==> flow/design.v <==
`timescale 1ns / 1ps
module fixed_point_linear #(
    parameter INTEGER_W = 16,
    parameter FRACTIONAL_W = 16,
    parameter VALUE_OG_WIDTH = INTEGER_W + FRACTIONAL_W,
    parameter K_WIDTH = 32,  
    parameter B_WIDTH = INTEGER_W + FRACTIONAL_W,
    parameter VALUE_OUT_WIDTH = INTEGER_W + FRACTIONAL_W,
    parameter MULT_RESULT_WIDTH = VALUE_OG_WIDTH + K_WIDTH
) (
    input  logic clk,
    input  logic rst_n,
    input  logic signed [VALUE_OG_WIDTH-1:0] value_og,
    input  logic signed [K_WIDTH-1:0] k,
    input  logic signed [B_WIDTH-1:0] b,
    input  logic                      valid_i,
    output logic                      ready_o,
    input  logic                      ready_i,
    output logic                      valid_o,
    output logic signed [VALUE_OUT_WIDTH-1:0] value_out
);
    logic signed [VALUE_OG_WIDTH-1:0] value_og_reg;
    logic signed [K_WIDTH-1:0] k_reg;
    logic signed [B_WIDTH-1:0] b_reg;
    logic signed [MULT_RESULT_WIDTH-1:0] multiplication_reg;
    logic signed [MULT_RESULT_WIDTH-1:0] scaled_mult_reg;
    logic signed [VALUE_OUT_WIDTH-1:0] value_out_reg;
    logic valid_stage1, valid_stage2, valid_stage3, valid_stage4;
    logic signed [MULT_RESULT_WIDTH-1:0] multiplication;
    logic signed [MULT_RESULT_WIDTH-1:0] scaled_mult;
    logic signed [MULT_RESULT_WIDTH-1:0] addition;
    logic signed [VALUE_OUT_WIDTH-1:0] max_positive;
    logic signed [VALUE_OUT_WIDTH-1:0] max_negative;
    assign ready_o = ~valid_stage1 || (valid_stage1 && ready_i);
    always_ff @(posedge clk) begin
        if (!rst_n) begin
            value_og_reg <= '0;
            k_reg <= '0;
            b_reg <= '0;
            valid_stage1 <= 1'b0;
        end else begin
            if (ready_o) begin  
                value_og_reg <= value_og;
                k_reg <= k;
                b_reg <= b;
                valid_stage1 <= valid_i;
            end
        end
    end
    always_ff @(posedge clk) begin
        if (!rst_n) begin
            multiplication_reg <= '0;
            valid_stage2 <= 1'b0;
        end else begin
            if (valid_stage1) begin  
                multiplication_reg <= value_og_reg * k_reg;
                valid_stage2 <= valid_stage1;
            end else begin
                valid_stage2 <= 1'b0;
            end
        end
    end
    assign multiplication = multiplication_reg;
    always_ff @(posedge clk) begin
        if (!rst_n) begin
            scaled_mult_reg <= '0;
            valid_stage3 <= 1'b0;
        end else begin
            if (valid_stage2) begin  
                scaled_mult_reg <= multiplication >>> FRACTIONAL_W;  
                valid_stage3 <= valid_stage2;
            end else begin
                valid_stage3 <= 1'b0;
            end
        end
    end
    assign scaled_mult = scaled_mult_reg;
    always_ff @(posedge clk) begin
        if (!rst_n) begin
            value_out_reg <= '0;
            valid_stage4 <= 1'b0;
        end else begin
            if (valid_stage3) begin  
                addition = scaled_mult + {{(MULT_RESULT_WIDTH-B_WIDTH){b_reg[B_WIDTH-1]}}, b_reg};
                max_positive = (1 << (VALUE_OUT_WIDTH-1)) - 1;   
                max_negative = -(1 << (VALUE_OUT_WIDTH-1));      
                if ($signed(addition) > $signed(max_positive)) begin
                    value_out_reg <= max_positive;
                end else if ($signed(addition) < $signed(1'b0)) begin
                    value_out_reg <= 0;
                end else begin
                    value_out_reg <= addition[VALUE_OUT_WIDTH-1:0];
                end
                valid_stage4 <= valid_stage3;
            end else begin
                valid_stage4 <= 1'b0;
            end
        end
    end
    always_ff @(posedge clk) begin
        if (!rst_n) begin
            valid_o <= 1'b0;
            value_out <= '0;
        end else begin
            if (ready_i) begin  
                valid_o <= valid_stage4;
                value_out <= value_out_reg;
            end
        end
    end
endmodule
`timescale 1ns / 1ps
module fifo #(
    parameter DATA_WIDTH = 32,
    parameter DEPTH = 16,
    parameter START_NUMBER = 0
)(
    input  logic clk,
    input  logic reset_n,
    output  logic [DATA_WIDTH-1:0] s_axis_tdata,
    output  logic s_axis_tvalid,
    input logic s_axis_tready,
    input logic [DATA_WIDTH-1:0] m_axis_tdata,
    input logic m_axis_tvalid,
    output  logic m_axis_tready
);
    logic [DATA_WIDTH-1:0] mem [0:DEPTH-1];
    logic [$clog2(DEPTH)-1:0] wr_ptr;
    logic [$clog2(DEPTH)-1:0] rd_ptr;
    logic [$clog2(DEPTH):0] count;
    logic full, empty;
    assign full = (count == DEPTH);
    assign empty = (count == 0);
    assign m_axis_tready = !full;  
    assign s_axis_tvalid = (!empty);
    always_ff @(posedge clk or negedge reset_n) begin
        if (!reset_n) begin
            wr_ptr <= 0;
            rd_ptr <= 0;
            count <= START_NUMBER;
            s_axis_tdata <= 0;
        end else begin
            if (m_axis_tvalid && m_axis_tready) begin
                mem[wr_ptr] <= m_axis_tdata;
                wr_ptr <= (wr_ptr == DEPTH-1) ? 0 : wr_ptr + 1;
            end
            if (s_axis_tvalid && s_axis_tready ) begin
                s_axis_tdata <= mem[rd_ptr];
                rd_ptr <= (rd_ptr == DEPTH-1) ? 0 : rd_ptr + 1;
            end
            case ({m_axis_tvalid && m_axis_tready, s_axis_tvalid && s_axis_tready})
                2'b01: count <= count - 1;   
                2'b10: count <= count + 1;   
                2'b11: count <= count;       
                default: ;                   
            endcase
        end
    end
endmodule
`timescale 1ns / 1ps
module parallel_DAC #(     
    parameter FIFO_DEPTH = 4,
    parameter DATA_WIDTH = 32,
    parameter START_NUMBER = 4       
)(
    input logic      in_clk,
    input logic      in_reset,
    input logic      in_sdo, 
    input logic [DATA_WIDTH-1:0] in_data,
    input logic      valid, 
    output logic      ready,
    output logic     out_sclk,
    output logic     out_ss,
    output logic     out_sdio,
    output logic     out_busy,
    output logic        sel_1_0,
    output logic        sel_1_1,
    output logic        sel_2_0,
    output logic        sel_2_1,
    output logic        AS2_r,
    output logic [15:0] out_data
);
    logic      in_start;
    logic [5:0] timer;
    logic sclk, sclk_buf;
    logic sdio, ss, busy;
    logic [15:0] dout;
    logic [7:0] counter_data;
    logic [3:0] timer_sclk;
    logic [5:0] timer_delay;
    logic [15:0] data;
    logic sclk_pos; assign sclk_pos = ~sclk_buf & sclk;
    logic sclk_neg; assign sclk_neg = ~sclk & sclk_buf;
    logic     data_went;
    assign data [15:0] = in_data[15:0];
    assign out_sdio = sdio;
    assign out_sclk = sclk;
    assign out_ss = ss;
    assign out_busy = busy;
    logic [2:0] sel_r;
    logic block;
    always_ff @(posedge in_clk or negedge in_reset) begin
        if(!in_reset) begin
            timer_sclk <= 4'd0;
        end else begin
            timer_sclk <= (in_start && (timer_sclk < 4'd5)) ? 
                         timer_sclk + 1 : 4'd0;
        end
    end
    always_ff @(posedge in_clk or negedge in_reset) begin
        if(!in_reset) begin
            in_start <= 'd0;
        end else if (valid && ready ) begin
            in_start <= 1'b1;
        end else if (timer_delay == 6'd30 )
            in_start <= 'd0;
    end
    always_ff @(posedge in_clk or negedge in_reset) begin
        if(!in_reset) begin
            out_data <= 'd0;
        end else if (in_start) begin
            if (timer_delay == 6'd29) begin
                out_data <= data;
            end 
        end
    end
    always_ff @(posedge in_clk or negedge in_reset) begin
        if(!in_reset) begin
            sclk <= 1'b1;
        end else begin
            if(in_start) begin
                if(timer_sclk == 4'd4 && counter_data != 8'd16) 
                    sclk <= ~sclk;
                else if(counter_data == 8'd16) 
                    sclk <= 1'b1;
            end else begin
                sclk <= 1'b1;
            end
        end
    end
    always_ff @(posedge in_clk or negedge in_reset) begin
        if(!in_reset) begin
            sclk_buf <= 1'b1;
        end else begin
            sclk_buf <= sclk;
        end
    end
    always_ff @(posedge in_clk or negedge in_reset) begin
        if(!in_reset) begin
            counter_data <= 8'd0;
        end else begin
            if(in_start) begin
                if(sclk_pos && (counter_data < 8'd16)) 
                    counter_data <= counter_data + 1;
                else if( !in_start)
                    counter_data <= 8'd0;
            end else begin
                counter_data <= 8'd0;
            end
        end
    end
    always_ff @(posedge in_clk or negedge in_reset) begin
        if(!in_reset) begin
            dout <= 16'd0;
            block <= 0;
        end else begin
            if(in_start && !block) begin
                if(counter_data == 8'd0) begin
                    dout <= in_data[31:16];
                end else if((counter_data > 0) && (counter_data < 16) && sclk_neg) begin
                    dout <= {dout[14:0], 1'b0};
                end else if(counter_data == 16)
                 block <= 1'b1;   
            end else if (!in_start) begin
                block <= 1'b0;
            end
        end
    end
        always_comb begin
        if(!in_reset) begin
            ready <= 1'b0;
        end else begin
            if (valid && !in_start) begin
                ready <= 1'b1;
            end else  begin
                ready <= 1'b0;
            end
        end
    end
    always_ff @(posedge in_clk or negedge in_reset) begin
        if(!in_reset) begin
            sdio <= 1'b0;
        end else begin
            sdio <= (in_start) ? dout[15] : 1'b0;
        end
    end
    always_ff @(posedge in_clk or negedge in_reset) begin
        if(!in_reset) begin
            timer_delay <= 6'd0;
        end else begin
            if(in_start) begin
                if((counter_data == 8'd16) && (timer_delay < 6'd30)) 
                    timer_delay <= timer_delay + 1;
                else if(counter_data != 8'd16) 
                    timer_delay <= 6'd0;
            end else begin
                timer_delay <= 6'd0;
            end
        end
    end
    always_ff @(posedge in_clk or negedge in_reset) begin
        if(!in_reset) begin
            ss <= 1'b1;
        end else begin
            ss <= (busy) ? 1'b0 : 1'b1;
        end
    end
    always_ff @(posedge in_clk or negedge in_reset) begin
        if(!in_reset) begin
            busy <= 1'b0;
            data_went <= 1'b0; 
        end else begin
            if( in_start) begin
                busy <= (timer_delay != 6'd30);          
                data_went <= (timer_delay == 6'd29); 
            end else begin
                busy <= 1'b0;
            end
        end
    end
     always_ff @(posedge in_clk) begin
    if (!in_reset) begin
        sel_r <= 'b0;
        AS2_r <= 1'b0;
    end else if (data_went) begin
            sel_r<=sel_r + 1'b1;
       end else if(sel_r == 3'b010) begin
            AS2_r <= 1'b1;
        end else if(sel_r == 3'b100) begin
            sel_r <= 'b0;
            AS2_r <= 1'b0;
        end
end
assign sel_1_0 = (sel_r == 3'b001);
assign sel_1_1 = (sel_r == 3'b010);
assign sel_2_0 = (sel_r == 3'b011);
assign sel_2_1 = (sel_r == 3'b100);
endmodule
`timescale 1ns / 1ps
module top#(       
    parameter FIFO_DEPTH = 16,
    parameter DATA_WIDTH = 32,
    parameter START_NUMBER = 0    
)(
    input  logic        GCLK,
    input  logic        OTG_RESETN,
    input  logic [DATA_WIDTH-1:0] wdatax,
    input  logic [DATA_WIDTH-1:0] wdatay,
    input  logic        validx,
    input  logic        validy,
    input  logic [DATA_WIDTH-1:0] kx_u,
    input  logic [DATA_WIDTH-1:0] bx_u,
    input  logic [DATA_WIDTH-1:0] kx_c,
    input  logic [DATA_WIDTH-1:0] bx_c,
    input  logic [DATA_WIDTH-1:0] ky_u,
    input  logic [DATA_WIDTH-1:0] by_u,
    input  logic [DATA_WIDTH-1:0] ky_c,
    input  logic [DATA_WIDTH-1:0] by_c,
    output logic        sel_1_0,
    output logic        sel_1_1,
    output logic        sel_2_0,
    output logic        sel_2_1,
    output logic        AS2_r,
    output  logic       wready,
    output logic        JB1,
    output logic        JB2,
    output logic        JB3,
    output logic        JB4,
    output logic        JB7,
    output logic        JB8,
    output logic        JB9,
    output logic        JB10,
    output logic        JA1,
    output logic        JA2,
    output logic        JA3,
    output logic        JA4,
    output logic        JA7,
    output logic        JA8,
    output logic        JA9,
    output logic        JA10,
    output logic        JC1_N,
    output logic        JC1_P,
        input logic        JC2_N,
    output logic        JC2_P,
    output logic        JC3_P
);
 assign JC1_P = 1'b0;
 logic [31:0]  in_data;
 logic  in_valid;
 logic in_ready;
    logic                  u_ready;
    logic                  u_valid;
    logic [DATA_WIDTH-1:0] u_data;
    logic                  c_ready;
    logic                  c_valid;
    logic [DATA_WIDTH-1:0] c_data;  
    logic [DATA_WIDTH-1:0] k_u;
    logic [DATA_WIDTH-1:0] b_u;
    logic [DATA_WIDTH-1:0] k_c;
    logic [DATA_WIDTH-1:0] b_c;
    logic [DATA_WIDTH-1:0] wdata;
    logic  wvalid;
    logic  store_valid;
    logic  done; 
always_ff @(posedge GCLK or negedge OTG_RESETN) begin
    if (!OTG_RESETN) begin
        store_valid <= 1'b0;
        done<= 1'b0;
    end else begin
        if (validx && validy) begin
            store_valid <= validy;
            done <= validy;
        end else if (!validx && !validy && u_valid) begin
            done <= store_valid;
            store_valid <=1'b0;
        end
    end
end
always_ff @(posedge GCLK or negedge OTG_RESETN) begin
        if (!OTG_RESETN) begin
        wdata <= '0;
        k_u <= '0;
        b_u <= '0;
        k_c <= '0;
        b_c <= '0;
        wvalid <= 1'b0;
    end else if (validx) begin
        wdata <= wdatax;
        k_u <= kx_u;
        b_u <= bx_u;
        wvalid <= validx;
    end else if (u_valid) begin
        if (store_valid) begin
            wdata <= wdatay;
            k_u <= ky_u;
            b_u <= by_u;
            k_c <= kx_c;
            b_c <= bx_c;
            wvalid <= u_valid;
        end else if (done) begin
            k_c <= ky_c;
            b_c <= by_c;
        end
    end else begin
        wdata <= '0;
        wvalid <= 1'b0;
    end
end
parallel_DAC #(
    .FIFO_DEPTH(FIFO_DEPTH),
    .DATA_WIDTH(DATA_WIDTH),
    .START_NUMBER(START_NUMBER)
)dac_inst (
    .in_clk(GCLK),
    .in_reset(OTG_RESETN),
    .in_sdo(JC2_N), 
    .in_data(in_data),
    .out_sclk(JC2_P),
    .out_ss(JC1_N),
    .out_sdio(JC3_P),
    .out_busy(),
    .AS2_r(AS2_r),
    .valid(in_valid), 
    .sel_1_0(sel_1_0),
    .sel_1_1(sel_1_1),
    .sel_2_0(sel_2_0),
    .sel_2_1(sel_2_1),
    .ready(in_ready),
    .out_data({JA1,JA2,JA3,JA4,JA7,JA8,JA9,JA10,JB1,JB2,JB3,JB4,JB7,JB8,JB9,JB10})
);
    fifo #(
        .DATA_WIDTH(DATA_WIDTH),
        .DEPTH(FIFO_DEPTH)
    ) fifo_inst (
        .clk(GCLK),
        .reset_n(OTG_RESETN),
        .s_axis_tdata(in_data),
        .s_axis_tvalid(in_valid),
        .s_axis_tready(in_ready),
        .m_axis_tdata({wdata[31:16],c_data[31:16]}),
        .m_axis_tvalid(c_valid),
        .m_axis_tready(c_ready)
    );
fixed_point_linear mult_u (
    .clk(GCLK),
    .rst_n(OTG_RESETN),
    .value_og({wdata[15:0],16'b0}),
    .k(k_u),
    .b(b_u),
    .valid_i(wvalid),
    .ready_o(wready),
    .ready_i(u_ready),
    .valid_o(u_valid),
    .value_out(u_data)
);
fixed_point_linear mult_code (
    .clk(GCLK),
    .rst_n(OTG_RESETN),
    .value_og(u_data),
    .k(k_c),
    .b(b_c),
    .valid_i(u_valid),
    .ready_o(u_ready),
    .ready_i(c_ready),
    .valid_o(c_valid),
    .value_out(c_data)
);
endmodule
* From RTL to reports: top *
Tool output for the design above, in the order of the flow.
Lines are those of the file above, counted from 1.
Operators carry their Yosys type and port widths (W data, S select, Z words).
Cell names lack the library's common part.
A cell with - has no value.

inputs
  top module = top
  clock port = GCLK
  library = sky130hd
  timing corner = tt_025C_1v80

* Elaborated design *
Counts by Yosys on the flattened word-level netlist (proc, flatten, opt, wreduce). Print and check cells are left out.

operators by class
  add/sub/neg operators = 10
  $mul = 2
  $lt $le $gt $ge = 9
  equality and inequality tests = 52
  muxes and demuxes = 61
  bitwise logic cells = 8
  reductions and logical operators = 59

operators by type and width
  kind                    count
  $mul A32 B32 Y64        1
  $mul A16 B32 Y48        1
  $mux W32                17
  $pmux W32 S16           1
  $lt A64 B1 Y1 const B   2
  $gt A64 B32 Y1 const B  2
  $add A48 B32 Y49        2
  $eq A4 B4 Y1 const B    16
  $reduce_and A3 Y1       17
  $eq A4 B3 Y1 const B    9
  $mux W16                2
  $mux W1                 29
  $reduce_bool A2 Y1      9
  $mux W6                 3
  $eq A4 B2 Y1 const B    4
  $lt A8 B5 Y1 const B    2
  $mux W8                 2
  $logic_and A1 B1 Y1     15
  $add A4 B1 Y4 const B   3
  $eq A6 B5 Y1 const B    2
  $mux W4                 3
  $reduce_and A2 Y1       5
  $pmux W5 S2             1
  $ne A3 B3 Y1 const B    3
  $mux W3                 3
  $ne A2 B2 Y1 const B    4
  $eq A4 B1 Y1 const B    2
  $logic_not A4 Y1        2

Other operator kinds: 25; their cells: 39.

storage and ports
  register bits after elaboration = 1,320
  output and inout port bits = 26

* Logic depth *
Yosys ltp: most cells in a row. Word level: on the elaborated netlist, between registers, memories and ports. Mapped: between sequential cells and ports; inverters and the memories' decode and read muxes count.

depth
  depth after elaboration = 8
  ABC_AREA = 0
  depth in mapped cells = 30
  mapped depth without buffers = 29

* Synthesis result *
The flow's flattened synthesis, as Yosys stat reports it; memories are mapped. The netlist is that of the ABC_AREA named above (0 if unset); the other value can give another one.
Totals and module areas in this step are rounded.

synthesis totals
  cells in the netlist = 10,311
  mapped area = 104,000 um^2
  area of sequential cells = 31,600 um^2
  flip-flop cells = 1,256
  buffers = 591

cells by type
  type      count  total area (um^2)
  fa_1      1,570  3.14E+04
  edfxtp_1  512    1.54E+04
  dfxtp_1   478    9.57E+03
  dfrtp_1   263    6.58E+03
  nand2_1   1,510  5.67E+03
  inv_1     1,479  5.55E+03
  ha_1      415    5,192.48
  and2_1    727    4.55E+03
  mux2i_1   346    3.46E+03
  a21oi_1   514    2.57E+03
  clkbuf_1  547    2.05E+03
  o21ai_0   300    1,501.44
  nor2_1    354    1.33E+03
  a22oi_1   163    1.22E+03
  xnor2_1   123    1.08E+03
  a21o_1    95     713.184
  xor2_1    64     560.538
  nand4_1   79     494.224

Other cell types: 75; their cells: 772.
By module: a second synthesis without flattening, with its own total; a netlist apart from the flattened one above.

second synthesis, totals
  cells (unflattened synthesis) = 12,527
  area total of the unflattened synthesis = 127,000 um^2

Rows give one instance, submodules left out.

by module
  module              times used  cells  area (um^2)
  fixed_point_linear  2           5,142  47,100
  fifo                1           1,340  21,600
  top                 1           639    7,940
  parallel_DAC        1           264    2,910

* Timing after synthesis *
Path of least setup slack by OpenSTA after synthesis, without wires, with an ideal clock, recovery checks aside; 20% of the period is set as input and as output delay. Where synthesis merged equal registers, the netlist keeps one of their names.

timing after synthesis
  path kind = flip-flop to flip-flop
  from = reg mult_code.k_reg[2]
  to = reg mult_code.multiplication_reg[60]
  period = 10,000 ps
  library setup time = 124 ps
  arrival time = 7,679 ps
  data required time = 9,876 ps
  setup slack = 2,197 ps
  delay of the path = 7,803 ps
  stages = 27
  synthesis period reached = 7,803 ps

"delay of the path" is the arrival time less input delay plus setup time.
"stages": output pins that drive a net of the path, with the launching flip-flop's if there is one; two outputs of one cell count as two.
"synthesis period reached" = period - worst setup slack (recovery checks aside). The figure is calculated, with input and output delays left at 20% of the set period.
Between the ends stands the longest chain of elaborated cells between them, by number of cells; it is not shown to be the way that was timed. Of several equally long chains one is given.
Each line given opens the expression or statement behind the cell; cells for indexed reads and writes are added by Yosys, which also makes memories of some case tables.

between the ends, after synthesis
  cells stage by stage = dfxtp_1 -> clkbuf_1 -> nand2_1 -> inv_1 -> fa_1 -> fa_1 -> fa_1 -> fa_1 -> inv_1 -> fa_1 -> inv_1 -> fa_1 -> inv_1 -> fa_1 -> inv_1 -> fa_1 -> ha_1 -> a21o_1 -> a21oi_1 -> and3_1 -> o211ai_1 -> a41oi_1 -> nand3b_1 -> o21ai_0 -> a21o_1 -> a211oi_1 -> o31ai_1
  length of the longest elaborated chain = 1
  elaborated cells on any way between the ends = 1
  RTL lines with such cells = 1
  those cells by class = mul (1)

ends and longest elaborated chain, after synthesis
  element           line  RTL
  start, declared   23    logic signed [K_WIDTH-1:0] k_reg;
  start, assigned   38    k_reg <= '0;
  start, assigned   44    k_reg <= k;
  $mul A32 B32 Y64  56    multiplication_reg <= value_og_reg * k_reg;
  end, assigned     52    multiplication_reg <= '0;
  end, assigned     56
  end, declared     25    logic signed [MULT_RESULT_WIDTH-1:0] multiplication_reg;

* Worst path after layout *
From the final timing report of stored run 1: the path of least setup slack in the routed layout; clock arrival at registers is part of the times.
The report prints the path's times to 10 ps; the period is as set.

timing post-layout
  path kind = flip-flop to flip-flop
  from = reg mult_code.value_og_reg[15]
  to = reg mult_code.multiplication_reg[59]
  period = 9,150 ps
  library setup time = 130 ps
  arrival time = 9,240 ps
  data required time = 9,800 ps
  setup slack = 550 ps
  stages = 31

Between the ends stands the longest chain of elaborated cells between them, by number of cells; it is not shown to be the way that was timed. Of several equally long chains one is given.

between the ends, post-layout
  cells stage by stage = dfxtp_1 -> buf_6 -> and2_1 -> fa_1 -> fa_1 -> fa_1 -> inv_1 -> fa_1 -> inv_1 -> fa_1 -> fa_1 -> fa_1 -> fa_1 -> ha_1 -> buf_4 -> nand2_1 -> o21ai_1 -> buf_4 -> nor4_1 -> buf_4 -> a211oi_1 -> nor2_1 -> buf_4 -> o211ai_1 -> a41oi_1 -> nand3b_1 -> o21ai_0 -> a21o_1 -> buf_4 -> xnor2_1 -> o21ai_0
  length of the longest elaborated chain = 1
  elaborated cells on any way between the ends = 1
  RTL lines with such cells = 1
  those cells by class = mul (1)

ends and longest elaborated chain, post-layout
  element           line  RTL
  start, declared   22    logic signed [VALUE_OG_WIDTH-1:0] value_og_reg;
  start, assigned   37    value_og_reg <= '0;
  start, assigned   43    value_og_reg <= value_og;
  $mul A32 B32 Y64  56    multiplication_reg <= value_og_reg * k_reg;
  end, assigned     52    multiplication_reg <= '0;
  end, assigned     56
  end, declared     25    logic signed [MULT_RESULT_WIDTH-1:0] multiplication_reg;

3 stored runs of top in the flow (synthesis by Yosys, layout by OpenROAD, sky130hd cells), in arbitrary order. Constraints: input delay and output delay 20% of the set period each, output load 0.01 pF.
By "achieved clock period" is meant the clock period of the run minus its worst setup slack. This is arithmetic on one report: input and output delays are still those of the set period (20% each).
"worst setup path time" is the time allowed to the run's worst setup path (the clock period less input and output delay, where it has them) less its slack. Clock arrival times count: a late capture clock shortens it, a late launch clock lengthens it.
"power" is the tool's figure for a default switching activity; nothing was simulated.
"worst setup path time" is given in steps of 10 ps.
Measured values are rounded.

Stored run 1
==> flow/run.sh <==
#!/bin/bash
# the make line also repeats the synthesis and layout settings of config.mk as NAME=value (left out here)
make -C /OpenROAD-flow-scripts/flow DESIGN_CONFIG=/design/flow/config.mk WORK_HOME=/design/flow/orfs CLKGATE_MAP_FILE= finish
==> flow/config.mk <==
export PLATFORM = sky130hd
export DESIGN_NAME = top
export DESIGN_NICKNAME = top
export VERILOG_FILES = /design/flow/design.v
export SDC_FILE = /design/flow/constraint.sdc
export NUM_CORES = 4
export LEC_CHECK = 0
export ABC_AREA = 0
export CAP_MARGIN = 30
export CORE_ASPECT_RATIO = 1.3
export CORE_MARGIN = 8
export CORE_UTILIZATION = 36
export CTS_CLUSTER_SIZE = 88
export GPL_ROUTABILITY_DRIVEN = 1
export PLACE_DENSITY_LB_ADDON = 0.01
export SETUP_SLACK_MARGIN = 0.35
export SLEW_MARGIN = 25
export TNS_END_PERCENT = 5
==> flow/constraint.sdc <==
create_clock -name core_clock -period 9.15 [get_ports {GCLK}]
set_input_delay 1.8300 -clock core_clock [delete_from_list [all_inputs] [get_ports {GCLK}]]
set_output_delay 1.8300 -clock core_clock [all_outputs]
set_load 0.01 [all_outputs]

==> results of stored run 1 <==
chip area after synthesis (Yosys): 104,000 um^2
die area: 308,000 um^2
standard-cell area of the final layout: 118,000 um^2
utilization: 40.8%
worst setup slack after layout: 555 ps
total negative slack: 0 ps
worst hold slack: 349 ps
power: 16.6 mW
achieved clock period: 8,595 ps
worst setup path time: 8,600 ps
worst setup path kind: flip-flop to flip-flop

Stored run 2
==> flow/run.sh <==
#!/bin/bash
# the make line also repeats the synthesis and layout settings of config.mk as NAME=value (left out here)
make -C /OpenROAD-flow-scripts/flow DESIGN_CONFIG=/design/flow/config.mk WORK_HOME=/design/flow/orfs CLKGATE_MAP_FILE= finish
==> flow/config.mk <==
export PLATFORM = sky130hd
export DESIGN_NAME = top
export DESIGN_NICKNAME = top
export VERILOG_FILES = /design/flow/design.v
export SDC_FILE = /design/flow/constraint.sdc
export NUM_CORES = 4
export LEC_CHECK = 0
export CAP_MARGIN = 20
export CELL_PAD_IN_SITES_DETAIL_PLACEMENT = 0
export CORE_MARGIN = 2
export CORE_UTILIZATION = 41
export CTS_CLUSTER_DIAMETER = 31
export CTS_CLUSTER_SIZE = 43
export PLACE_DENSITY = 0.71
export SLEW_MARGIN = 30
export TNS_END_PERCENT = 15
==> flow/constraint.sdc <==
create_clock -name core_clock -period 8.09 [get_ports {GCLK}]
set_input_delay 1.6180 -clock core_clock [delete_from_list [all_inputs] [get_ports {GCLK}]]
set_output_delay 1.6180 -clock core_clock [all_outputs]
set_load 0.01 [all_outputs]

==> results of stored run 2 <==
chip area after synthesis (Yosys): 104,000 um^2
die area: 259,000 um^2
standard-cell area of the final layout: 122,000 um^2
utilization: 47.9%
worst setup slack after layout: 124 ps
total negative slack: 0 ps
worst hold slack: 361 ps
power: 21.4 mW
achieved clock period: 7,966 ps
worst setup path time: 7,970 ps
worst setup path kind: flip-flop to flip-flop

Stored run 3
==> flow/run.sh <==
#!/bin/bash
# the make line also repeats the synthesis and layout settings of config.mk as NAME=value (left out here)
make -C /OpenROAD-flow-scripts/flow DESIGN_CONFIG=/design/flow/config.mk WORK_HOME=/design/flow/orfs CLKGATE_MAP_FILE= finish
==> flow/config.mk <==
export PLATFORM = sky130hd
export DESIGN_NAME = top
export DESIGN_NICKNAME = top
export VERILOG_FILES = /design/flow/design.v
export SDC_FILE = /design/flow/constraint.sdc
export NUM_CORES = 4
export LEC_CHECK = 0
export CAP_MARGIN = 20
export CORE_MARGIN = 4
export CORE_UTILIZATION = 40
export CTS_CLUSTER_SIZE = 19
export GPL_ROUTABILITY_DRIVEN = 0
export PLACE_DENSITY_LB_ADDON = 0.01
export SLEW_MARGIN = 20
export TNS_END_PERCENT = 5
==> flow/constraint.sdc <==
create_clock -name core_clock -period 10.0 [get_ports {GCLK}]
set_input_delay 2.0000 -clock core_clock [delete_from_list [all_inputs] [get_ports {GCLK}]]
set_output_delay 2.0000 -clock core_clock [all_outputs]
set_load 0.01 [all_outputs]

==> results of stored run 3 <==
chip area after synthesis (Yosys): 104,000 um^2
die area: 269,000 um^2
standard-cell area of the final layout: 117,000 um^2
utilization: 44.9%
worst setup slack after layout: 895 ps
total negative slack: 0 ps
worst hold slack: 370 ps
power: 15.2 mW
achieved clock period: 9,105 ps
worst setup path time: 9,110 ps
worst setup path kind: flip-flop to flip-flop
